==> flow/design.v <==
module alu#(
  parameter WIDTH = 16
) (
  input [WIDTH-1:0] a,
  input [WIDTH-1:0] b,
  input cond,
  input [5:0] sel,
  output [WIDTH-1:0] out
);
assign out = alu(a, b, cond, sel);
function [WIDTH-1:0] alu(
  input [WIDTH-1:0] a,
  input [WIDTH-1:0] b,
  input cond,
  input [5:0] sel);
begin
  logic [WIDTH-1:0] add;
  logic [WIDTH:0] sub;
  logic of;
  logic zf;
  logic sf;  
  logic lt;  
  logic cf;  
  logic signed [WIDTH-1:0] sb;
  add = b + a;
  sub = b - a;
  of = is_overflow(a[15], b[15], sub[15]);
  zf = sub == {WIDTH{1'b0}};
  sf = sub[15];
  lt = sf ^ of;
  cf = sub[16];
  sb = b;
  casex (sel)
    6'b0000xx: alu = a + sel[1:0];
    6'b000100: alu = ~a;
    6'b0001x1: alu = a ^ 16'h8000;
    6'b000110: alu = a | (a[7] ? 16'hff00 : 16'd0);
    6'b001xxx: alu = b;
    6'b010000: alu = b & a;
    6'b010001: alu = b | a;
    6'b01001x: alu = b ^ a;
    6'b010100: alu = b >> a;
    6'b010101: alu = sb >>> a;
    6'b010110: alu = b << a;
    6'b100000: alu = add;
    6'b100001: alu = sub;
    6'b100010: alu = b * a;
    6'b101000: alu = {{WIDTH-1{1'b0}}, zf};
    6'b101001: alu = {{WIDTH-1{1'b0}}, ~zf};
    6'b101010: alu = lt;
    6'b101011: alu = lt | zf;
    6'b101100: alu = cf;
    6'b101101: alu = cf | zf;
    6'b11xxx0: alu = cond ? a : add;
    6'b11xxx1: alu = cond ? add : a;
    default:   alu = {WIDTH{1'b0}};
  endcase
end
endfunction
function is_overflow(input a, input b, input b_sub_a);
begin
  is_overflow = (b & ~a & ~b_sub_a) | (~b & a & b_sub_a);
end
endfunction
endmodule
module stack#(
  parameter WIDTH = 16,
  parameter DEPTH = 16
) (
  input rst,
  input clk,
  input pop,
  input push,
  input load,
  input [WIDTH-1:0] data_in,
  output [WIDTH-1:0] data0,
  output [WIDTH-1:0] data1
);
logic [WIDTH-1:0] data[0:DEPTH-1];
assign data0 = data[0];
assign data1 = data[1];
integer i;
always @(posedge clk, posedge rst) begin
  if (rst)
    for (i = 0; i < DEPTH; i = i+1) data[i] <= {WIDTH{1'b0}};
  else begin
    if (load)
      data[0] <= data_in;
    else if (pop)
      data[0] <= data[1];
    else if (push)
      data[0] <= {WIDTH{1'b0}};
    if (pop) begin
      for (i = 1; i < DEPTH-1; i = i+1) data[i] <= data[i + 1];
      data[DEPTH-1] <= {WIDTH{1'b0}};
    end
    else if (push) begin
      for (i = 1; i < DEPTH; i = i+1) data[i] <= data[i - 1];
    end
  end
end
endmodule
module signalizer(
  input rst,
  input clk,
  output phase_decode,
  output phase_exec,
  output phase_rdmem,
  output phase_fetch
);
logic reg1, reg2;
assign phase_decode = ~reg1 & ~reg2;
assign phase_exec   =  reg1 & ~reg2;
assign phase_rdmem  =  reg1 &  reg2;
assign phase_fetch  = ~reg1 &  reg2;
always @(posedge clk, posedge rst) begin
  if (rst) begin
    reg1 <= 1'b1;
    reg2 <= 1'b1;
  end else begin
    reg1 <= ~reg2;
    reg2 <= reg1;
  end
end
endmodule
module decoder(
  input [17:0] insn,
  output sign,
  output [15:0] imm_mask,
  output [2:0] src_a,
  output [1:0] src_b,
  output [5:0] alu_sel,
  output wr_stk1,
  output pop,
  output push,
  output load_stk,
  output load_fp,
  output load_gp,
  output load_ip,
  output load_isr,
  output cpop,
  output cpush,
  output byt,
  output dmem_ren,
  output dmem_wen,
  output set_ien, clear_ien,
  output call,
  output pmem_wenh, pmem_wenl
);
assign imm_mask = calc_imm_mask(insn[17:14]);
assign {sign, src_a, src_b, alu_sel,
  load_stk, load_fp, load_gp, load_ip, load_isr,
  push, pop, cpush, cpop,
  wr_stk1, byt, dmem_ren, dmem_wen,
  set_ien, clear_ien, call, pmem_wenh, pmem_wenl} = decode(insn);
function [29:0] decode(input [17:0] insn);
  logic sign;
  logic [2:0] src_a;
  logic [1:0] pp;
  logic [4:0] load;
  sign = insn[11];
  src_a = {1'b0, insn[13:12]};
  pp = insn[7:6];
  load = src_a === 3'h3;
  decode = 30'd0;
  casex (insn)
    18'b11_xxxx_xxxx_xxxx_xxxx:  
      decode = {1'b0, 3'h0, 2'h1,  6'h0f,     18'b10000_1000_0000_00_000};
    18'b00_00xx_xxxx_xxxx_xxxx:  
      decode = {sign, 3'h3,   2'h1,  6'h20,   18'b00010_0010_0000_00_100};
    18'b00_0100_xxxx_xxxx_xxxx:  
      decode = {sign, 3'h3,   2'h1,  6'h20,   18'b00010_0000_0000_00_000};
    18'b00_0101_xxxx_xxxx_xxxx:  
      decode = {sign, src_a, 2'h1,  6'h20,   18'b01000_0000_0000_00_000};
    18'b00_0110_xxxx_xxxx_xxxx:  
      decode = {sign, 3'h3,   2'h1,  6'h30,  18'b00010_0100_0000_00_000};
    18'b00_1000_xxxx_xxxx_xxxx:  
      decode = {1'b0, src_a, 2'h1,  6'h0f,     18'b10000_1000_0110_00_000};
    18'b00_10xx_xxxx_xxxx_xxxx:  
      decode = {1'b0, src_a, 2'h1,  6'h20,   18'b10000_1000_0110_00_000};
    18'b00_1100_xxxx_xxxx_xxxx:  
      decode = {1'b0, src_a, 2'h1,  6'h0f,     18'b00000_0100_0101_00_000};
    18'b00_11xx_xxxx_xxxx_xxxx:  
      decode = {1'b0, src_a, 2'h1,  6'h20,   18'b00000_0100_0101_00_000};
    18'b01_0000_xxxx_xxxx_xxx0:  
      decode = {1'b0, src_a, 2'h1,  6'h0f,     18'b10000_1000_0010_00_000};
    18'b01_00xx_xxxx_xxxx_xxx0:  
      decode = {1'b0, src_a, 2'h1,  6'h20,   18'b10000_1000_0010_00_000};
    18'b01_0000_xxxx_xxxx_xxx1:  
      decode = {1'b0, src_a, 2'h1,  6'h0f,     18'b00000_0100_0001_00_000};
    18'b01_00xx_xxxx_xxxx_xxx1:  
      decode = {1'b0, src_a, 2'h1,  6'h20,   18'b00000_0100_0001_00_000};
    18'b01_01xx_xxxx_xxxx_xxxx:  
      decode = {1'b0, src_a, 2'h1,  6'h20,   18'b10000_1000_0000_00_000};
    18'b01_11xx_0xxx_xxxx_xxxx:  
      decode = {1'b0, 3'h0, 2'h0, insn[5:0],  18'b10000_0000_0000_00_000 | (pp << 11)};
    18'b01_11xx_1xxx_xx00_0x00:  
      decode = {1'b0, 3'h4, 2'h1,  6'h00,     18'b00010_0001_0000_00_000};
    18'b01_11xx_1xxx_xx00_0x01:  
      decode = {1'b0, 3'h0, 2'h1,  6'h00,     18'b00010_0110_0000_00_100};
    18'b01_11xx_1xxx_xx00_0x10:  
      decode = {1'b0, 3'h4, 2'h1,  6'h00,     18'b01000_0001_0000_00_000};
    18'b01_11xx_1xxx_xx00_0x11:  
      decode = {1'b0, 3'h1,   2'h1,  6'h00,     18'b00000_0010_0000_00_000};
    18'b01_11xx_1xxx_xx00_10x0:  
      decode = {1'b0, 3'h0, 2'h1,  6'h00,     18'b10000_0000_0010_00_000};
    18'b01_11xx_1xxx_xx00_1100:  
      decode = {1'b0, 3'h0, 2'h1,  6'h00,     18'b10000_0100_1001_00_000};
    18'b01_11xx_1xxx_xx00_1110:  
      decode = {1'b0, 3'h0, 2'h1,  6'h00,     18'b00000_0100_1001_00_000};
    18'b01_11xx_1xxx_xx00_10x1:  
      decode = {1'b0, 3'h0, 2'h1,  6'h00,     18'b10000_0000_0110_00_000};
    18'b01_11xx_1xxx_xx00_1101:  
      decode = {1'b0, 3'h0, 2'h1,  6'h00,     18'b10000_0100_1101_00_000};
    18'b01_11xx_1xxx_xx00_1111:  
      decode = {1'b0, 3'h0, 2'h1,  6'h00,     18'b00000_0100_1101_00_000};
    18'b01_11xx_1xxx_xxx1_xx0x:  
      decode = {1'b0, 3'h3,   2'h2,  6'h0f,     18'b00010_0010_0000_00_000};
    18'b01_11xx_1xxx_xxx1_xx1x:  
      decode = {1'b0, 3'h4, 2'h1,  6'h00,     18'b00010_0001_0000_10_000};
    18'b01_11xx_1xxx_xx1x_x000:  
      decode = {1'b0, 3'h0, 2'h1,  6'h00,     18'b01000_0100_0000_00_000};
    18'b01_11xx_1xxx_xx1x_x001:  
      decode = {1'b0, 3'h0, 2'h1,  6'h00,     18'b00100_0100_0000_00_000};
    18'b01_11xx_1xxx_xx1x_x010:  
      decode = {1'b0, 3'h0, 2'h1,  6'h00,     18'b00001_0100_0000_00_000};
    18'b01_11xx_1xxx_xx1x_x100:  
      decode = {1'b0, 3'h0, 2'h1,  6'h00,     18'b10000_0100_1000_00_010};
    18'b01_11xx_1xxx_xx1x_x101:  
      decode = {1'b0, 3'h0, 2'h1,  6'h00,     18'b10000_0100_1000_00_001};
  endcase
endfunction
function [15:0] calc_imm_mask(input [3:0] op);
begin
  casex (op)
    4'b11xx: calc_imm_mask = 16'hffff;  
    4'b0000: calc_imm_mask = 16'h3fff;  
    4'b0100: calc_imm_mask = 16'h0ffe;  
    default: calc_imm_mask = 16'h0fff;  
  endcase
end
endfunction
endmodule
module signals(
  input rst,
  input clk,
  input irq,
  input [17:0] insn,
  output sign,
  output [15:0] imm_mask,
  output [2:0] src_a_sel,
  output [1:0] src_b_sel,
  output [5:0] alu_sel,
  output wr_stk1,
  output pop,
  output push,
  output load_stk,
  output load_fp,
  output load_gp,
  output load_ip,
  output load_insn,
  output load_isr,
  output cpop,
  output cpush,
  output byt,
  output dmem_ren,
  output dmem_wen,
  output set_ien, clear_ien,
  output [1:0] phase,
  output pmem_wenh, pmem_wenl
);
logic src_a_fp, src_a_gp, src_a_ip, src_a_cstk;
assign src_a_sel = src_a_fp ? 3'h1
                   : src_a_gp ? 3'h2
                   : src_a_ip ? 3'h3
                   : src_a_cstk ? 3'h4
                   : 3'h0;
assign src_a_fp = phase_half & (insn_src_a === 3'h1) & ~irq_pend;
assign src_a_gp = phase_half & (insn_src_a === 3'h2) & ~irq_pend;
assign src_a_ip = ~phase_half | (insn_src_a === 3'h3) | irq_pend | (insn_call & phase_decode);
assign src_a_cstk = phase_half & (insn_src_a === 3'h4) & ~irq_pend;
assign src_b_sel = irq_pend ? 2'h2 : insn_src_b;
assign alu_sel = phase_exec ? (irq_pend ? 6'h0f : insn_alu_sel) : phase_fetch ? 6'h01 : 6'h00;
assign pop = (insn_pop & ~irq_pend) & phase_exec;
assign push = (insn_push & ~irq_pend) & (insn_dmem_ren ? phase_rdmem : phase_exec);
assign load_stk = (insn_stk & ~irq_pend) & (insn_dmem_ren ? phase_rdmem : phase_exec);
assign load_fp = (insn_fp & ~irq_pend) & phase_exec;
assign load_gp = (insn_gp & ~irq_pend) & phase_exec;
assign load_ip = reload_ip | (phase_fetch & ~irq  );
assign load_insn = phase_fetch;
assign load_isr = (insn_isr & ~irq_pend) & phase_exec;
assign cpop = (insn_cpop & ~irq_pend) & phase_exec;
assign cpush = (insn_cpush | irq_pend) & phase_decode;
assign byt = (insn_byt & ~irq_pend);
assign dmem_ren = phase_rdmem & insn_dmem_ren;
assign dmem_wen = (insn_dmem_wen & ~irq_pend) & phase_exec;
assign set_ien = (insn_set_ien & ~irq_pend) & phase_exec;
assign clear_ien = (insn_clear_ien | irq_pend) & phase_exec;
assign phase = phase_decode ? 2'd0
             : phase_exec ? 2'd1
             : phase_rdmem ? 2'd2 : 2'd3;
assign pmem_wenh = (insn_pmem_wenh & ~irq_pend) & phase_exec;
assign pmem_wenl = (insn_pmem_wenl & ~irq_pend) & phase_exec;
logic phase_decode, phase_exec, phase_rdmem, phase_fetch, irq_pend;
signalizer signalizer(.*);
logic [2:0] insn_src_a;
logic [1:0] insn_src_b;
logic [5:0] insn_alu_sel;
logic insn_pop, insn_push, insn_stk, insn_fp, insn_gp, insn_ip, insn_isr,
  insn_cpop, insn_cpush, insn_byt, insn_dmem_ren, insn_dmem_wen,
  insn_set_ien, insn_clear_ien, insn_call, insn_pmem_wenh, insn_pmem_wenl;
decoder decoder(
  .insn(insn),
  .sign(sign),
  .imm_mask(imm_mask),
  .src_a(insn_src_a),
  .src_b(insn_src_b),
  .alu_sel(insn_alu_sel),
  .wr_stk1(wr_stk1),
  .pop(insn_pop),
  .push(insn_push),
  .load_stk(insn_stk),
  .load_fp(insn_fp),
  .load_gp(insn_gp),
  .load_ip(insn_ip),
  .load_isr(insn_isr),
  .cpop(insn_cpop),
  .cpush(insn_cpush),
  .byt(insn_byt),
  .dmem_ren(insn_dmem_ren),
  .dmem_wen(insn_dmem_wen),
  .set_ien(insn_set_ien),
  .clear_ien(insn_clear_ien),
  .call(insn_call),
  .pmem_wenh(insn_pmem_wenh),
  .pmem_wenl(insn_pmem_wenl)
);
logic reload_ip;
assign reload_ip = (insn_ip | irq_pend) & phase_exec;
logic phase_half;
assign phase_half = phase_decode | phase_exec;
always @(posedge rst, posedge clk) begin
  if (rst)
    irq_pend <= 1'b0;
  else if (phase_fetch)
    irq_pend <= irq;
end
endmodule
module cpu#(
  parameter CLOCK_HZ = 27_000_000
) (
  input  rst,
  input  clk,
  input  irq,
  output dmem_ren,  
  output dmem_wen,  
  output dmem_byt,  
  output [14-1:0] dmem_addr,
  input  [15:0] dmem_rdata,  
  output [15:0] dmem_wdata,  
  output pmem_wenh, pmem_wenl,
  output [14-1:0] pmem_addr,
  input  [17:0] pmem_rdata,  
  output [17:0] pmem_wdata   
);
logic sign, wr_stk1, pop, push,
  load_stk, load_fp, load_gp, load_ip, load_isr, cpop, cpush,
  irq_masked, ien, set_ien, clear_ien, load_insn;
logic [2:0] src_a_sel;
logic [1:0] src_b_sel;
logic [1:0] phase;
logic [5:0] alu_sel;
logic [15:0] stack0, stack1, stack_in, cstack0,
             alu_out, src_a, src_b, imm_mask, dmem_wdata_raw;
logic [15:0] fp, gp, ip, isr;
logic [14-1:0] dmem_addr_d;
logic [17:0] insn;
assign src_a = src_a_sel === 3'h1   ? fp
             : src_a_sel === 3'h2   ? gp
             : src_a_sel === 3'h3   ? ip
             : src_a_sel === 3'h4 ? cstack0
             : stack0;
assign src_b = src_b_sel === 2'd0 ? stack1
               : src_b_sel === 2'd1 ? mask_imm(insn[15:0], imm_mask, sign)
               : isr;
assign stack_in = dmem_ren ? byte_format(dmem_rdata, dmem_byt, dmem_addr_d[0]) : alu_out;
assign dmem_addr = alu_out[14-1:0];
assign dmem_wdata_raw = wr_stk1 ? stack1 : stack0;
assign dmem_wdata = dmem_addr[0] ? {dmem_wdata_raw[7:0], 8'd0} : dmem_wdata_raw;
assign pmem_addr = alu_out[14-1:0];
assign pmem_wdata = {dmem_wdata_raw[1:0], dmem_wdata_raw};
assign irq_masked = ien & irq;
alu alu(
  .a(src_a),
  .b(src_b),
  .cond(stack0[0]),
  .sel(alu_sel),
  .out(alu_out)
);
stack stack(
  .rst(rst),
  .clk(clk),
  .pop(pop),
  .push(push),
  .load(load_stk),
  .data_in(stack_in),
  .data0(stack0),
  .data1(stack1)
);
stack cstack(
  .rst(rst),
  .clk(clk),
  .pop(cpop),
  .push(cpush),
  .load(cpush),
  .data_in(alu_out),
  .data0(cstack0)
);
signals signals(
  .rst(rst),
  .clk(clk),
  .irq(irq_masked),
  .insn(insn),
  .sign(sign),
  .imm_mask(imm_mask),
  .src_a_sel(src_a_sel),
  .src_b_sel(src_b_sel),
  .alu_sel(alu_sel),
  .wr_stk1(wr_stk1),
  .pop(pop),
  .push(push),
  .load_stk(load_stk),
  .load_fp(load_fp),
  .load_gp(load_gp),
  .load_ip(load_ip),
  .load_insn(load_insn),
  .load_isr(load_isr),
  .cpop(cpop),
  .cpush(cpush),
  .byt(dmem_byt),
  .dmem_ren(dmem_ren),
  .dmem_wen(dmem_wen),
  .set_ien(set_ien),
  .clear_ien(clear_ien),
  .phase(phase),
  .pmem_wenh(pmem_wenh),
  .pmem_wenl(pmem_wenl)
);
always @(posedge clk, posedge rst) begin
  if (rst)
    fp <= 16'h4000;
  else if (load_fp)
    fp <= alu_out;
end
always @(posedge clk, posedge rst) begin
  if (rst)
    gp <= 16'h0100;
  else if (load_gp)
    gp <= alu_out;
end
always @(posedge clk, posedge rst) begin
  if (rst)
    ip <= 16'h0;
  else if (load_ip)
    ip <= alu_out;
end
always @(posedge clk, posedge rst) begin
  if (rst)
    isr <= 16'd0;
  else if (load_isr)
    isr <= alu_out;
end
always @(posedge clk, posedge rst) begin
  if (rst)
    insn <= 18'd0;
  else if (load_insn)
    insn <= pmem_rdata;
end
always @(posedge clk, posedge rst) begin
  if (rst)
    dmem_addr_d <= 14'd0;
  else
    dmem_addr_d <= dmem_addr;
end
always @(posedge clk, posedge rst) begin
  if (rst)
    ien <= 1'b1;
  else if (set_ien)
    ien <= 1'b1;
  else if (clear_ien)
    ien <= 1'b0;
end
function [15:0] byte_format(input [15:0] val16, input dmem_byt, input addr1);
begin
  if (~dmem_byt)
    byte_format = val16;
  else begin
    if (addr1)
      byte_format = val16 >> 8;
    else
      byte_format = val16 & 16'h00ff;
  end
end
endfunction
function [15:0] mask_imm(input [15:0] imm16, input [15:0] imm_mask, input sign);
begin
  logic [5:0] sign_bits;
  logic [15:0] masked;
  sign_bits = 6'b111111 ^ imm_mask[15:10];
  masked = imm16 & imm_mask;
  mask_imm = sign ? (masked | (sign_bits << 10)) : masked;
end
endfunction
endmodule
Lab notebook: cpu

Reports on cpu
Module cpu before and after one edit of its RTL, step after step.
"before" refers to lines of the RTL above, "after" to lines of the edited file.
"delta": "after" minus "before" as printed here. "rel_change_pct": 100 x difference / "before".
Operators: Yosys type, input widths -> output width; for muxes data width and select width s.
{"block": "setup", "top_module": "cpu", "clk_port": "clk", "cell_library": "sky130hd", "corner": "tt_025C_1v80"}

Edit of the RTL
The edit as a unified diff against the file above.
This change comes from a script, not from a designer. The edited design behaves differently; no optimisation was intended.
begin of diff
@@ -477,10 +477,5 @@
     insn <= pmem_rdata;
 end
-always @(posedge clk, posedge rst) begin
-  if (rst)
-    dmem_addr_d <= 14'd0;
-  else
-    dmem_addr_d <= dmem_addr;
-end
+always @(*) dmem_addr_d = dmem_addr;
 always @(posedge clk, posedge rst) begin
   if (rst)
end of diff

Word-level counts
Counts by Yosys on the flattened word-level netlist (proc, flatten, opt, wreduce). Print and check cells are left out. Cells with the same type and inputs are merged into one.
{"block": "bits", "item": "register_bits", "before": 599, "after": 598, "delta": -1, "rel_change_pct": -0.17}
{"block": "bits", "item": "latchBits", "before": 0, "after": 0, "delta": 0}
{"block": "bits", "item": "ram_bits", "before": 0, "after": 0, "delta": 0}
{"block": "bits", "item": "romBits", "before": 0, "after": 0, "delta": 0}
{"block": "bits", "item": "clocked_rd_ports_x_width", "before": 0, "after": 0, "delta": 0}
{"block": "bits", "item": "n_memories", "before": 0, "after": 0, "delta": 0}
{"block": "bits", "item": "input_bits", "before": 37, "after": 37, "delta": 0, "rel_change_pct": 0.00}
{"block": "bits", "item": "output_inout_bits", "before": 67, "after": 67, "delta": 0, "rel_change_pct": 0.00}
{"block": "bits", "item": "elab_cells", "before": 291, "after": 290, "delta": -1, "rel_change_pct": -0.34}
{"block": "op_classes", "item": "n_addsub", "before": 3, "after": 3, "delta": 0, "rel_change_pct": 0.00}
{"block": "op_classes", "item": "multipliers", "before": 1, "after": 1, "delta": 0, "rel_change_pct": 0.00}
{"block": "op_classes", "item": "n_div", "before": 0, "after": 0, "delta": 0}
{"block": "op_classes", "item": "cmp", "before": 0, "after": 0, "delta": 0}
{"block": "op_classes", "item": "equal", "before": 63, "after": 63, "delta": 0, "rel_change_pct": 0.00}
{"block": "op_classes", "item": "n_shift", "before": 3, "after": 3, "delta": 0, "rel_change_pct": 0.00}
{"block": "op_classes", "item": "muxes", "before": 99, "after": 99, "delta": 0, "rel_change_pct": 0.00}
{"block": "op_classes", "item": "n_logic", "before": 73, "after": 73, "delta": 0, "rel_change_pct": 0.00}
{"block": "op_classes", "item": "n_reduce_logical", "before": 7, "after": 7, "delta": 0, "rel_change_pct": 0.00}
Operator kinds equal on both sides are left out: 51.

Longest topological paths
Depth = most cells in a row (Yosys ltp): at word level without a register or memory, in the mapped netlist without a sequential cell, where the memories' decode and read muxes count.
{"block": "depth", "item": "word_depth", "before": 28, "after": 30, "delta": 2, "rel_change_pct": 7.14}
{"block": "depth", "item": "abc_area", "before": "0", "after": "0"}
{"block": "depth", "item": "depth_mapped", "before": 39, "after": 38, "delta": -1, "rel_change_pct": -2.56}
{"block": "depth", "item": "mapped_depth_nobuf", "before": 32, "after": 31, "delta": -1, "rel_change_pct": -3.12}

After synthesis
The flow's flattened synthesis, as Yosys stat reports it; memories are mapped. The netlist is that of the ABC_AREA named above (0 if unset); the other value can give another one.
{"block": "by_type", "cell_type": "sky130_fd_sc_hd__mux2i_1", "before": 282, "after": 317, "delta": 35, "rel_change_pct": 12.41}
{"block": "by_type", "cell_type": "sky130_fd_sc_hd__nor2_1", "before": 444, "after": 468, "delta": 24, "rel_change_pct": 5.41}
{"block": "by_type", "cell_type": "sky130_fd_sc_hd__o211ai_1", "before": 21, "after": 44, "delta": 23, "rel_change_pct": 109.52}
{"block": "by_type", "cell_type": "sky130_fd_sc_hd__clkbuf_1", "before": 247, "after": 264, "delta": 17, "rel_change_pct": 6.88}
{"block": "by_type", "cell_type": "sky130_fd_sc_hd__mux2_2", "before": 51, "after": 36, "delta": -15, "rel_change_pct": -29.41}
{"block": "by_type", "cell_type": "sky130_fd_sc_hd__a21oi_1", "before": 151, "after": 137, "delta": -14, "rel_change_pct": -9.27}
{"block": "by_type", "cell_type": "sky130_fd_sc_hd__a211oi_1", "before": 32, "after": 45, "delta": 13, "rel_change_pct": 40.62}
{"block": "by_type", "cell_type": "sky130_fd_sc_hd__o211a_1", "before": 3, "after": 16, "delta": 13, "rel_change_pct": 433.33}
{"block": "by_type", "cell_type": "sky130_fd_sc_hd__nand3_1", "before": 60, "after": 49, "delta": -11, "rel_change_pct": -18.33}
{"block": "by_type", "cell_type": "sky130_fd_sc_hd__nor3_1", "before": 60, "after": 50, "delta": -10, "rel_change_pct": -16.67}
{"block": "by_type", "cell_type": "sky130_fd_sc_hd__nor2b_1", "before": 14, "after": 24, "delta": 10, "rel_change_pct": 71.43}
{"block": "by_type", "cell_type": "sky130_fd_sc_hd__inv_1", "before": 175, "after": 184, "delta": 9, "rel_change_pct": 5.14}
{"block": "by_type", "cell_type": "sky130_fd_sc_hd__nand3b_1", "before": 1, "after": 9, "delta": 8, "rel_change_pct": 800.00}
{"block": "by_type", "cell_type": "sky130_fd_sc_hd__and3_1", "before": 17, "after": 24, "delta": 7, "rel_change_pct": 41.18}
{"block": "by_type", "cell_type": "sky130_fd_sc_hd__nand2_1", "before": 1001, "after": 995, "delta": -6, "rel_change_pct": -0.60}
{"block": "by_type", "cell_type": "sky130_fd_sc_hd__xnor2_1", "before": 45, "after": 39, "delta": -6, "rel_change_pct": -13.33}
{"block": "by_type", "cell_type": "sky130_fd_sc_hd__buf_4", "before": 40, "after": 34, "delta": -6, "rel_change_pct": -15.00}
{"block": "by_type", "cell_type": "sky130_fd_sc_hd__o22ai_1", "before": 18, "after": 24, "delta": 6, "rel_change_pct": 33.33}
Cell types equal on both sides are left out: 16.
Not every row of either side is listed.
{"block": "synth_totals", "item": "stdcells", "before": 4531, "after": 4627, "delta": 96, "rel_change_pct": 2.12}
{"block": "synth_totals", "item": "area_um2", "before": 38298.0, "after": 38755.9, "delta": 457.9, "rel_change_pct": 1.20}
{"block": "synth_totals", "item": "seq_area_um2", "before": 14995.6, "after": 14970.6, "delta": -25.0, "rel_change_pct": -0.17}
{"block": "synth_totals", "item": "ff_cells", "before": 599, "after": 598, "delta": -1, "rel_change_pct": -0.17}
{"block": "synth_totals", "item": "buf_cells", "before": 358, "after": 367, "delta": 9, "rel_change_pct": 2.51}
By module: a second synthesis without flattening, with its own total; a netlist apart from the flattened one above.
{"block": "unflattened", "item": "cells_unflattened", "before": 4184, "after": 4183, "delta": -1, "rel_change_pct": -0.02}
{"block": "unflattened", "item": "area_unflattened_um2", "before": 39452.8, "after": 39436.6, "delta": -16.2, "rel_change_pct": -0.04}
Each row is one instance without its submodules.
{"block": "modules_before", "module": "stack", "instances": 2, "n_cells": 1112, "area_um2": 11905.2, "mod_seq_area_um2": 6406.1}
{"block": "modules_before", "module": "alu", "instances": 1, "n_cells": 1247, "area_um2": 8916.1, "mod_seq_area_um2": 0.0}
{"block": "modules_before", "module": "cpu", "instances": 1, "n_cells": 524, "area_um2": 5519.0, "mod_seq_area_um2": 2105.8}
{"block": "modules_before", "module": "decoder", "instances": 1, "n_cells": 130, "area_um2": 783.3, "mod_seq_area_um2": 0.0}
{"block": "modules_before", "module": "signals", "instances": 1, "n_cells": 51, "area_um2": 337.8, "mod_seq_area_um2": 25.0}
{"block": "modules_before", "module": "signalizer", "instances": 1, "n_cells": 8, "area_um2": 86.3, "mod_seq_area_um2": 52.6}
{"block": "modules_after", "module": "stack", "instances": 2, "n_cells": 1112, "area_um2": 11905.2, "mod_seq_area_um2": 6406.1}
{"block": "modules_after", "module": "alu", "instances": 1, "n_cells": 1247, "area_um2": 8916.1, "mod_seq_area_um2": 0.0}
{"block": "modules_after", "module": "cpu", "instances": 1, "n_cells": 523, "area_um2": 5502.8, "mod_seq_area_um2": 2080.7}
{"block": "modules_after", "module": "decoder", "instances": 1, "n_cells": 130, "area_um2": 783.3, "mod_seq_area_um2": 0.0}
{"block": "modules_after", "module": "signals", "instances": 1, "n_cells": 51, "area_um2": 337.8, "mod_seq_area_um2": 25.0}
{"block": "modules_after", "module": "signalizer", "instances": 1, "n_cells": 8, "area_um2": 86.3, "mod_seq_area_um2": 52.6}

Timing after synthesis
Path of least setup slack by OpenSTA after synthesis, without wires, with an ideal clock, recovery checks aside; 20% of the period is set as input and as output delay. Where synthesis merged equal registers, the netlist keeps one of their names.
{"block": "synth_path", "item": "path_kind", "before": "reg2out", "after": "reg2out"}
{"block": "synth_path", "item": "startpoint", "before": "register insn[15]", "after": "register insn[16]"}
{"block": "synth_path", "item": "endpoint", "before": "output port dmem_addr[9]", "after": "output port dmem_addr[12]"}
{"block": "synth_path", "item": "clock_period_ns", "before": 11.5, "after": 11.5, "delta": 0.0, "rel_change_pct": 0.00}
{"block": "synth_path", "item": "out_delay_ns", "before": 2.300, "after": 2.300, "delta": 0.000, "rel_change_pct": 0.00}
{"block": "synth_path", "item": "launch_ns", "before": 0.000, "after": 0.000, "delta": 0.000}
{"block": "synth_path", "item": "arrival_time_ns", "before": 8.051, "after": 8.096, "delta": 0.045, "rel_change_pct": 0.56}
{"block": "synth_path", "item": "slack_ns", "before": 1.149, "after": 1.104, "delta": -0.045}
{"block": "synth_path", "item": "path_delay_ns", "before": 8.051, "after": 8.096, "delta": 0.045, "rel_change_pct": 0.56}
{"block": "synth_path", "item": "path_stages", "before": 38, "after": 30, "delta": -8, "rel_change_pct": -21.05}
{"block": "synth_path", "item": "synth_period_reached_ns", "before": 10.351, "after": 10.396, "delta": 0.045, "rel_change_pct": 0.43}
"path_delay_ns" is the arrival time less input delay plus setup time.
At an output port there is no setup time.
"path_stages": output pins that drive a net of the path, with the launching flip-flop's if there is one; two outputs of one cell count as two.
"synth_period_reached_ns" = period - worst setup slack (recovery checks aside). The figure is calculated, with input and output delays left at 20% of the set period.
The rows between start and end are the longest chain of elaborated cells between them; the timing report does not say that the signal goes this way. Where chains are equally long, one stands for them.
A line is the first line of the expression or statement that the cell stems from. Yosys adds cells for indexed reads and writes and turns some case tables into memories.
{"block": "synth_via_before", "path_cell_list": "sky130_fd_sc_hd__dfrtp_1 > sky130_fd_sc_hd__buf_6 > sky130_fd_sc_hd__nor3b_1 > sky130_fd_sc_hd__a32o_1 > sky130_fd_sc_hd__o2bb2ai_1 > sky130_fd_sc_hd__nand4_2 > sky130_fd_sc_hd__o32ai_1 > sky130_fd_sc_hd__a31oi_4 > sky130_fd_sc_hd__inv_2 > sky130_fd_sc_hd__buf_2 > sky130_fd_sc_hd__buf_2 > sky130_fd_sc_hd__buf_2 > sky130_fd_sc_hd__buf_2 > sky130_fd_sc_hd__buf_2 > sky130_fd_sc_hd__nor2_1 > sky130_fd_sc_hd__fa_1 > sky130_fd_sc_hd__inv_1 > sky130_fd_sc_hd__fa_1 > (+2 left out) > sky130_fd_sc_hd__inv_1 > sky130_fd_sc_hd__fa_1 > sky130_fd_sc_hd__fa_1 > sky130_fd_sc_hd__fa_1 > sky130_fd_sc_hd__inv_1 > sky130_fd_sc_hd__ha_1 > sky130_fd_sc_hd__o21ai_0 > sky130_fd_sc_hd__nand2b_1 > sky130_fd_sc_hd__xnor2_1 > sky130_fd_sc_hd__nor2_1 > sky130_fd_sc_hd__a221oi_1 > sky130_fd_sc_hd__o2111ai_1 > sky130_fd_sc_hd__a21oi_1 > sky130_fd_sc_hd__a21bo_2 > sky130_fd_sc_hd__a211oi_1 > sky130_fd_sc_hd__and2_1 > sky130_fd_sc_hd__inv_1 > sky130_fd_sc_hd__buf_4", "elab_chain_cells": 21, "cells_between": 114}
{"block": "synth_lines_before", "item": "start: declaration", "line": 377, "text": "logic [17:0] insn;"}
{"block": "synth_lines_before", "item": "start: assignment", "line": 475, "text": "insn <= 18'd0;"}
{"block": "synth_lines_before", "item": "start: assignment", "line": 477, "text": "insn <= pmem_rdata;"}
{"block": "synth_lines_before", "item": "$eq 7x6->1", "line": 166, "text": "casex (insn)"}
{"block": "synth_lines_before", "item": "$pmux 29 s15", "line": 166}
{"block": "synth_lines_before", "item": "$pmux 29 s2 x3", "line": 166}
{"block": "synth_lines_before", "item": "$pmux 30 s6", "line": 166}
{"block": "synth_lines_before", "item": "$eqx 3x3->1", "line": 281, "text": "assign src_a_cstk = phase_half & (insn_src_a === 3'h4) & ~irq_pend;"}
{"block": "synth_lines_before", "item": "$and 1x1->1 x2", "line": 281}
{"block": "synth_lines_before", "item": "$mux 3", "line": 276, "text": ": src_a_cstk ? 3'h4"}
{"block": "synth_lines_before", "item": "(+4 left out)"}
{"block": "synth_lines_before", "item": "$mux 16", "line": 381, "text": ": src_a_sel === 3'h4 ? cstack0"}
{"block": "synth_lines_before", "item": "$mux 16", "line": 380, "text": ": src_a_sel === 3'h3   ? ip"}
{"block": "synth_lines_before", "item": "$mux 16", "line": 379, "text": ": src_a_sel === 3'h2   ? gp"}
{"block": "synth_lines_before", "item": "$mux 16", "line": 378, "text": "assign src_a = src_a_sel === 3'h1   ? fp"}
{"block": "synth_lines_before", "item": "$add 16x16->16", "line": 25, "text": "add = b + a;"}
{"block": "synth_lines_before", "item": "$mux 16", "line": 55, "text": "6'b11xxx1: alu = cond ? add : a;"}
{"block": "synth_lines_before", "item": "$pmux 16 s22", "line": 33, "text": "casex (sel)"}
{"block": "synth_lines_before", "item": "end: declaration", "line": 358, "text": "output [14-1:0] dmem_addr,"}
{"block": "synth_via_after", "path_cell_list": "sky130_fd_sc_hd__dfrtp_1 > sky130_fd_sc_hd__buf_6 > sky130_fd_sc_hd__or4b_4 > sky130_fd_sc_hd__a22o_1 > sky130_fd_sc_hd__buf_2 > sky130_fd_sc_hd__a21oi_1 > sky130_fd_sc_hd__o22ai_1 > sky130_fd_sc_hd__a22oi_1 > sky130_fd_sc_hd__buf_2 > sky130_fd_sc_hd__buf_1 > sky130_fd_sc_hd__clkbuf_1 > sky130_fd_sc_hd__buf_1 > sky130_fd_sc_hd__nand2_1 > sky130_fd_sc_hd__fa_1 > sky130_fd_sc_hd__fa_1 > sky130_fd_sc_hd__fa_1 > sky130_fd_sc_hd__fa_1 > sky130_fd_sc_hd__fa_1 > sky130_fd_sc_hd__fa_1 > sky130_fd_sc_hd__inv_1 > sky130_fd_sc_hd__ha_1 > sky130_fd_sc_hd__nand2_1 > sky130_fd_sc_hd__o21ai_0 > sky130_fd_sc_hd__nor2_1 > sky130_fd_sc_hd__xnor2_1 > sky130_fd_sc_hd__a211o_1 > sky130_fd_sc_hd__a211o_1 > sky130_fd_sc_hd__a21oi_1 > sky130_fd_sc_hd__inv_1 > sky130_fd_sc_hd__buf_4", "elab_chain_cells": 21, "cells_between": 115}
{"block": "synth_lines_after", "item": "start: declaration", "line": 377, "text": "logic [17:0] insn;"}
{"block": "synth_lines_after", "item": "start: assignment", "line": 475, "text": "insn <= 18'd0;"}
{"block": "synth_lines_after", "item": "start: assignment", "line": 477, "text": "insn <= pmem_rdata;"}
{"block": "synth_lines_after", "item": "$eq 7x6->1", "line": 166, "text": "casex (insn)"}
{"block": "synth_lines_after", "item": "$pmux 29 s15", "line": 166}
{"block": "synth_lines_after", "item": "$pmux 29 s2 x3", "line": 166}
{"block": "synth_lines_after", "item": "$pmux 30 s6", "line": 166}
{"block": "synth_lines_after", "item": "$eqx 3x3->1", "line": 281, "text": "assign src_a_cstk = phase_half & (insn_src_a === 3'h4) & ~irq_pend;"}
{"block": "synth_lines_after", "item": "$and 1x1->1 x2", "line": 281}
{"block": "synth_lines_after", "item": "$mux 3", "line": 276, "text": ": src_a_cstk ? 3'h4"}
{"block": "synth_lines_after", "item": "(+4 left out)"}
{"block": "synth_lines_after", "item": "$mux 16", "line": 381, "text": ": src_a_sel === 3'h4 ? cstack0"}
{"block": "synth_lines_after", "item": "$mux 16", "line": 380, "text": ": src_a_sel === 3'h3   ? ip"}
{"block": "synth_lines_after", "item": "$mux 16", "line": 379, "text": ": src_a_sel === 3'h2   ? gp"}
{"block": "synth_lines_after", "item": "$mux 16", "line": 378, "text": "assign src_a = src_a_sel === 3'h1   ? fp"}
{"block": "synth_lines_after", "item": "$add 16x16->16", "line": 25, "text": "add = b + a;"}
{"block": "synth_lines_after", "item": "$mux 16", "line": 55, "text": "6'b11xxx1: alu = cond ? add : a;"}
{"block": "synth_lines_after", "item": "$pmux 16 s22", "line": 33, "text": "casex (sel)"}
{"block": "synth_lines_after", "item": "end: declaration", "line": 358, "text": "output [14-1:0] dmem_addr,"}

Worst path after layout
Path of least setup slack in the final report of the runs of pair A (OpenROAD, finished layout, wires in). Where an end is a register, its clock arrival counts in the times.
{"block": "layout_path", "item": "path_kind", "before": "reg2out", "after": "reg2out"}
{"block": "layout_path", "item": "startpoint", "before": "register insn[16]", "after": "register insn[14]"}
{"block": "layout_path", "item": "endpoint", "before": "output port dmem_addr[9]", "after": "output port dmem_addr[12]"}
{"block": "layout_path", "item": "clock_period_ns", "before": 11.2, "after": 11.2, "delta": 0.0, "rel_change_pct": 0.00}
{"block": "layout_path", "item": "out_delay_ns", "before": 2.24, "after": 2.24, "delta": 0.00, "rel_change_pct": 0.00}
{"block": "layout_path", "item": "launch_ns", "before": 0.61, "after": 0.66, "delta": 0.05, "rel_change_pct": 8.20}
{"block": "layout_path", "item": "arrival_time_ns", "before": 8.61, "after": 8.69, "delta": 0.08, "rel_change_pct": 0.93}
{"block": "layout_path", "item": "slack_ns", "before": 0.35, "after": 0.27, "delta": -0.08}
{"block": "layout_path", "item": "path_stages", "before": 36, "after": 31, "delta": -5, "rel_change_pct": -13.89}
The rows between start and end are the longest chain of elaborated cells between them; the timing report does not say that the signal goes this way. Where chains are equally long, one stands for them.
{"block": "layout_via_before", "path_cell_list": "sky130_fd_sc_hd__dfrtp_2 > sky130_fd_sc_hd__buf_2 > sky130_fd_sc_hd__and4bb_1 > sky130_fd_sc_hd__a211o_1 > sky130_fd_sc_hd__o211a_4 > sky130_fd_sc_hd__o211ai_4 > sky130_fd_sc_hd__buf_4 > sky130_fd_sc_hd__a21oi_1 > sky130_fd_sc_hd__o21ai_0 > sky130_fd_sc_hd__o311a_1 > sky130_fd_sc_hd__inv_2 > sky130_fd_sc_hd__buf_4 > sky130_fd_sc_hd__nor2_1 > sky130_fd_sc_hd__fa_1 > sky130_fd_sc_hd__inv_1 > sky130_fd_sc_hd__fa_1 > sky130_fd_sc_hd__inv_1 > sky130_fd_sc_hd__ha_1 > sky130_fd_sc_hd__inv_1 > sky130_fd_sc_hd__fa_1 > sky130_fd_sc_hd__fa_1 > sky130_fd_sc_hd__fa_1 > sky130_fd_sc_hd__inv_1 > sky130_fd_sc_hd__ha_1 > sky130_fd_sc_hd__buf_4 > sky130_fd_sc_hd__xnor2_1 > sky130_fd_sc_hd__buf_4 > sky130_fd_sc_hd__nor2_1 > sky130_fd_sc_hd__a221oi_1 > sky130_fd_sc_hd__o2111ai_1 > sky130_fd_sc_hd__a21oi_1 > sky130_fd_sc_hd__a21bo_2 > sky130_fd_sc_hd__a211oi_4 > sky130_fd_sc_hd__and2_4 > sky130_fd_sc_hd__inv_1 > sky130_fd_sc_hd__clkdlybuf4s50_1", "elab_chain_cells": 21, "cells_between": 115}
{"block": "layout_lines_before", "item": "start: declaration", "line": 377, "text": "logic [17:0] insn;"}
{"block": "layout_lines_before", "item": "start: assignment", "line": 475, "text": "insn <= 18'd0;"}
{"block": "layout_lines_before", "item": "start: assignment", "line": 477, "text": "insn <= pmem_rdata;"}
{"block": "layout_lines_before", "item": "$eq 7x6->1", "line": 166, "text": "casex (insn)"}
{"block": "layout_lines_before", "item": "$pmux 29 s15", "line": 166}
{"block": "layout_lines_before", "item": "$pmux 29 s2 x3", "line": 166}
{"block": "layout_lines_before", "item": "$pmux 30 s6", "line": 166}
{"block": "layout_lines_before", "item": "$eqx 3x3->1", "line": 281, "text": "assign src_a_cstk = phase_half & (insn_src_a === 3'h4) & ~irq_pend;"}
{"block": "layout_lines_before", "item": "$and 1x1->1 x2", "line": 281}
{"block": "layout_lines_before", "item": "$mux 3", "line": 276, "text": ": src_a_cstk ? 3'h4"}
{"block": "layout_lines_before", "item": "(+4 left out)"}
{"block": "layout_lines_before", "item": "$mux 16", "line": 381, "text": ": src_a_sel === 3'h4 ? cstack0"}
{"block": "layout_lines_before", "item": "$mux 16", "line": 380, "text": ": src_a_sel === 3'h3   ? ip"}
{"block": "layout_lines_before", "item": "$mux 16", "line": 379, "text": ": src_a_sel === 3'h2   ? gp"}
{"block": "layout_lines_before", "item": "$mux 16", "line": 378, "text": "assign src_a = src_a_sel === 3'h1   ? fp"}
{"block": "layout_lines_before", "item": "$add 16x16->16", "line": 25, "text": "add = b + a;"}
{"block": "layout_lines_before", "item": "$mux 16", "line": 55, "text": "6'b11xxx1: alu = cond ? add : a;"}
{"block": "layout_lines_before", "item": "$pmux 16 s22", "line": 33, "text": "casex (sel)"}
{"block": "layout_lines_before", "item": "end: declaration", "line": 358, "text": "output [14-1:0] dmem_addr,"}
{"block": "layout_via_after", "path_cell_list": "sky130_fd_sc_hd__dfrtp_2 > sky130_fd_sc_hd__buf_4 > sky130_fd_sc_hd__and4b_2 > sky130_fd_sc_hd__buf_4 > sky130_fd_sc_hd__a32oi_1 > sky130_fd_sc_hd__buf_4 > sky130_fd_sc_hd__o211a_1 > sky130_fd_sc_hd__a211oi_2 > sky130_fd_sc_hd__buf_4 > sky130_fd_sc_hd__or2_2 > sky130_fd_sc_hd__clkinvlp_4 > sky130_fd_sc_hd__buf_4 > sky130_fd_sc_hd__nand2_1 > sky130_fd_sc_hd__fa_1 > sky130_fd_sc_hd__fa_1 > sky130_fd_sc_hd__fa_1 > sky130_fd_sc_hd__fa_1 > sky130_fd_sc_hd__fa_1 > sky130_fd_sc_hd__fa_1 > sky130_fd_sc_hd__inv_1 > sky130_fd_sc_hd__ha_1 > sky130_fd_sc_hd__nand2_1 > sky130_fd_sc_hd__o21ai_1 > sky130_fd_sc_hd__nor2_1 > sky130_fd_sc_hd__xnor2_1 > sky130_fd_sc_hd__a211o_1 > sky130_fd_sc_hd__a211o_1 > sky130_fd_sc_hd__a21oi_1 > sky130_fd_sc_hd__buf_6 > sky130_fd_sc_hd__inv_1 > sky130_fd_sc_hd__clkdlybuf4s50_1", "elab_chain_cells": 21, "cells_between": 114}
{"block": "layout_lines_after", "item": "start: declaration", "line": 377, "text": "logic [17:0] insn;"}
{"block": "layout_lines_after", "item": "start: assignment", "line": 475, "text": "insn <= 18'd0;"}
{"block": "layout_lines_after", "item": "start: assignment", "line": 477, "text": "insn <= pmem_rdata;"}
{"block": "layout_lines_after", "item": "$eq 7x6->1", "line": 166, "text": "casex (insn)"}
{"block": "layout_lines_after", "item": "$pmux 29 s15", "line": 166}
{"block": "layout_lines_after", "item": "$pmux 29 s2 x3", "line": 166}
{"block": "layout_lines_after", "item": "$pmux 30 s6", "line": 166}
{"block": "layout_lines_after", "item": "$eqx 3x3->1", "line": 281, "text": "assign src_a_cstk = phase_half & (insn_src_a === 3'h4) & ~irq_pend;"}
{"block": "layout_lines_after", "item": "$and 1x1->1 x2", "line": 281}
{"block": "layout_lines_after", "item": "$mux 3", "line": 276, "text": ": src_a_cstk ? 3'h4"}
{"block": "layout_lines_after", "item": "(+4 left out)"}
{"block": "layout_lines_after", "item": "$mux 16", "line": 381, "text": ": src_a_sel === 3'h4 ? cstack0"}
{"block": "layout_lines_after", "item": "$mux 16", "line": 380, "text": ": src_a_sel === 3'h3   ? ip"}
{"block": "layout_lines_after", "item": "$mux 16", "line": 379, "text": ": src_a_sel === 3'h2   ? gp"}
{"block": "layout_lines_after", "item": "$mux 16", "line": 378, "text": "assign src_a = src_a_sel === 3'h1   ? fp"}
{"block": "layout_lines_after", "item": "$add 16x16->16", "line": 25, "text": "add = b + a;"}
{"block": "layout_lines_after", "item": "$mux 16", "line": 55, "text": "6'b11xxx1: alu = cond ? add : a;"}
{"block": "layout_lines_after", "item": "$pmux 16 s22", "line": 33, "text": "casex (sel)"}
{"block": "layout_lines_after", "item": "end: declaration", "line": 358, "text": "output [14-1:0] dmem_addr,"}

Flow runs
Runs of the flow (Yosys, OpenROAD) on both versions; the two runs of a pair have the same settings. The constraints put input and output delay at 20% of the set period each and load the outputs with 0.01 pF.
{"block": "settings_pair_A", "CORE_UTILIZATION": 40, "period_ns": 11.2, "CAP_MARGIN": 20, "CORE_MARGIN": 2, "SLEW_MARGIN": 20}
{"block": "results_pair_A", "item": "yosys_chip_area_um2", "before": 38298.0, "after": 38755.9, "delta": 457.9, "rel_change_pct": 1.20}
{"block": "results_pair_A", "item": "die_um2", "before": 98235.2, "after": 99395.2, "delta": 1160.0, "rel_change_pct": 1.18}
{"block": "results_pair_A", "item": "finish.utilization_frac", "before": 0.464, "after": 0.455, "delta": -0.009}
{"block": "results_pair_A", "item": "setup_ws_ns", "before": 0.349, "after": 0.270, "delta": -0.079}
{"block": "results_pair_A", "item": "setupTns_ns", "before": 0.000, "after": 0.000, "delta": 0.000}
{"block": "results_pair_A", "item": "timing.hold.ws_ns", "before": 0.463, "after": 0.467, "delta": 0.004}
{"block": "results_pair_A", "item": "final_power_mw", "before": 14.852, "after": 13.263, "delta": -1.589, "rel_change_pct": -10.70}
{"block": "results_pair_A", "item": "period_less_ws_ns", "before": 10.851, "after": 10.930, "delta": 0.079, "rel_change_pct": 0.73}
{"block": "settings_pair_B", "CORE_MARGIN": 4, "CORE_UTILIZATION": 32, "CTS_CLUSTER_DIAMETER": 79, "GPL_ROUTABILITY_DRIVEN": 1, "PLACE_DENSITY": 0.87, "SETUP_SLACK_MARGIN": 1.22, "SLEW_MARGIN": 30, "period_ns": 6.22, "CAP_MARGIN": 20}
{"block": "results_pair_B", "item": "yosys_chip_area_um2", "before": 38298.0, "after": 38755.9, "delta": 457.9, "rel_change_pct": 1.20}
{"block": "results_pair_B", "item": "die_um2", "before": 125281.0, "after": 126743.0, "delta": 1462.0, "rel_change_pct": 1.17}
{"block": "results_pair_B", "item": "finish.utilization_frac", "before": 0.438, "after": 0.423, "delta": -0.015}
{"block": "results_pair_B", "item": "setup_ws_ns", "before": -3.512, "after": -3.088, "delta": 0.424}
{"block": "results_pair_B", "item": "setupTns_ns", "before": -248.472, "after": -219.940, "delta": 28.532}
{"block": "results_pair_B", "item": "timing.hold.ws_ns", "before": 0.469, "after": 0.468, "delta": -0.001}
{"block": "results_pair_B", "item": "final_power_mw", "before": 37.390, "after": 30.815, "delta": -6.575, "rel_change_pct": -17.58}
{"block": "results_pair_B", "item": "period_less_ws_ns", "before": 9.732, "after": 9.308, "delta": -0.424, "rel_change_pct": -4.36}
"period_less_ws_ns": clock period set for the run, less the worst setup slack. It is reckoned from that one timing run; input and output delays stay at 20% of the period that was set.
"final_power_mw" rests on the timing tool's default activity at the inputs, not on a simulated workload.
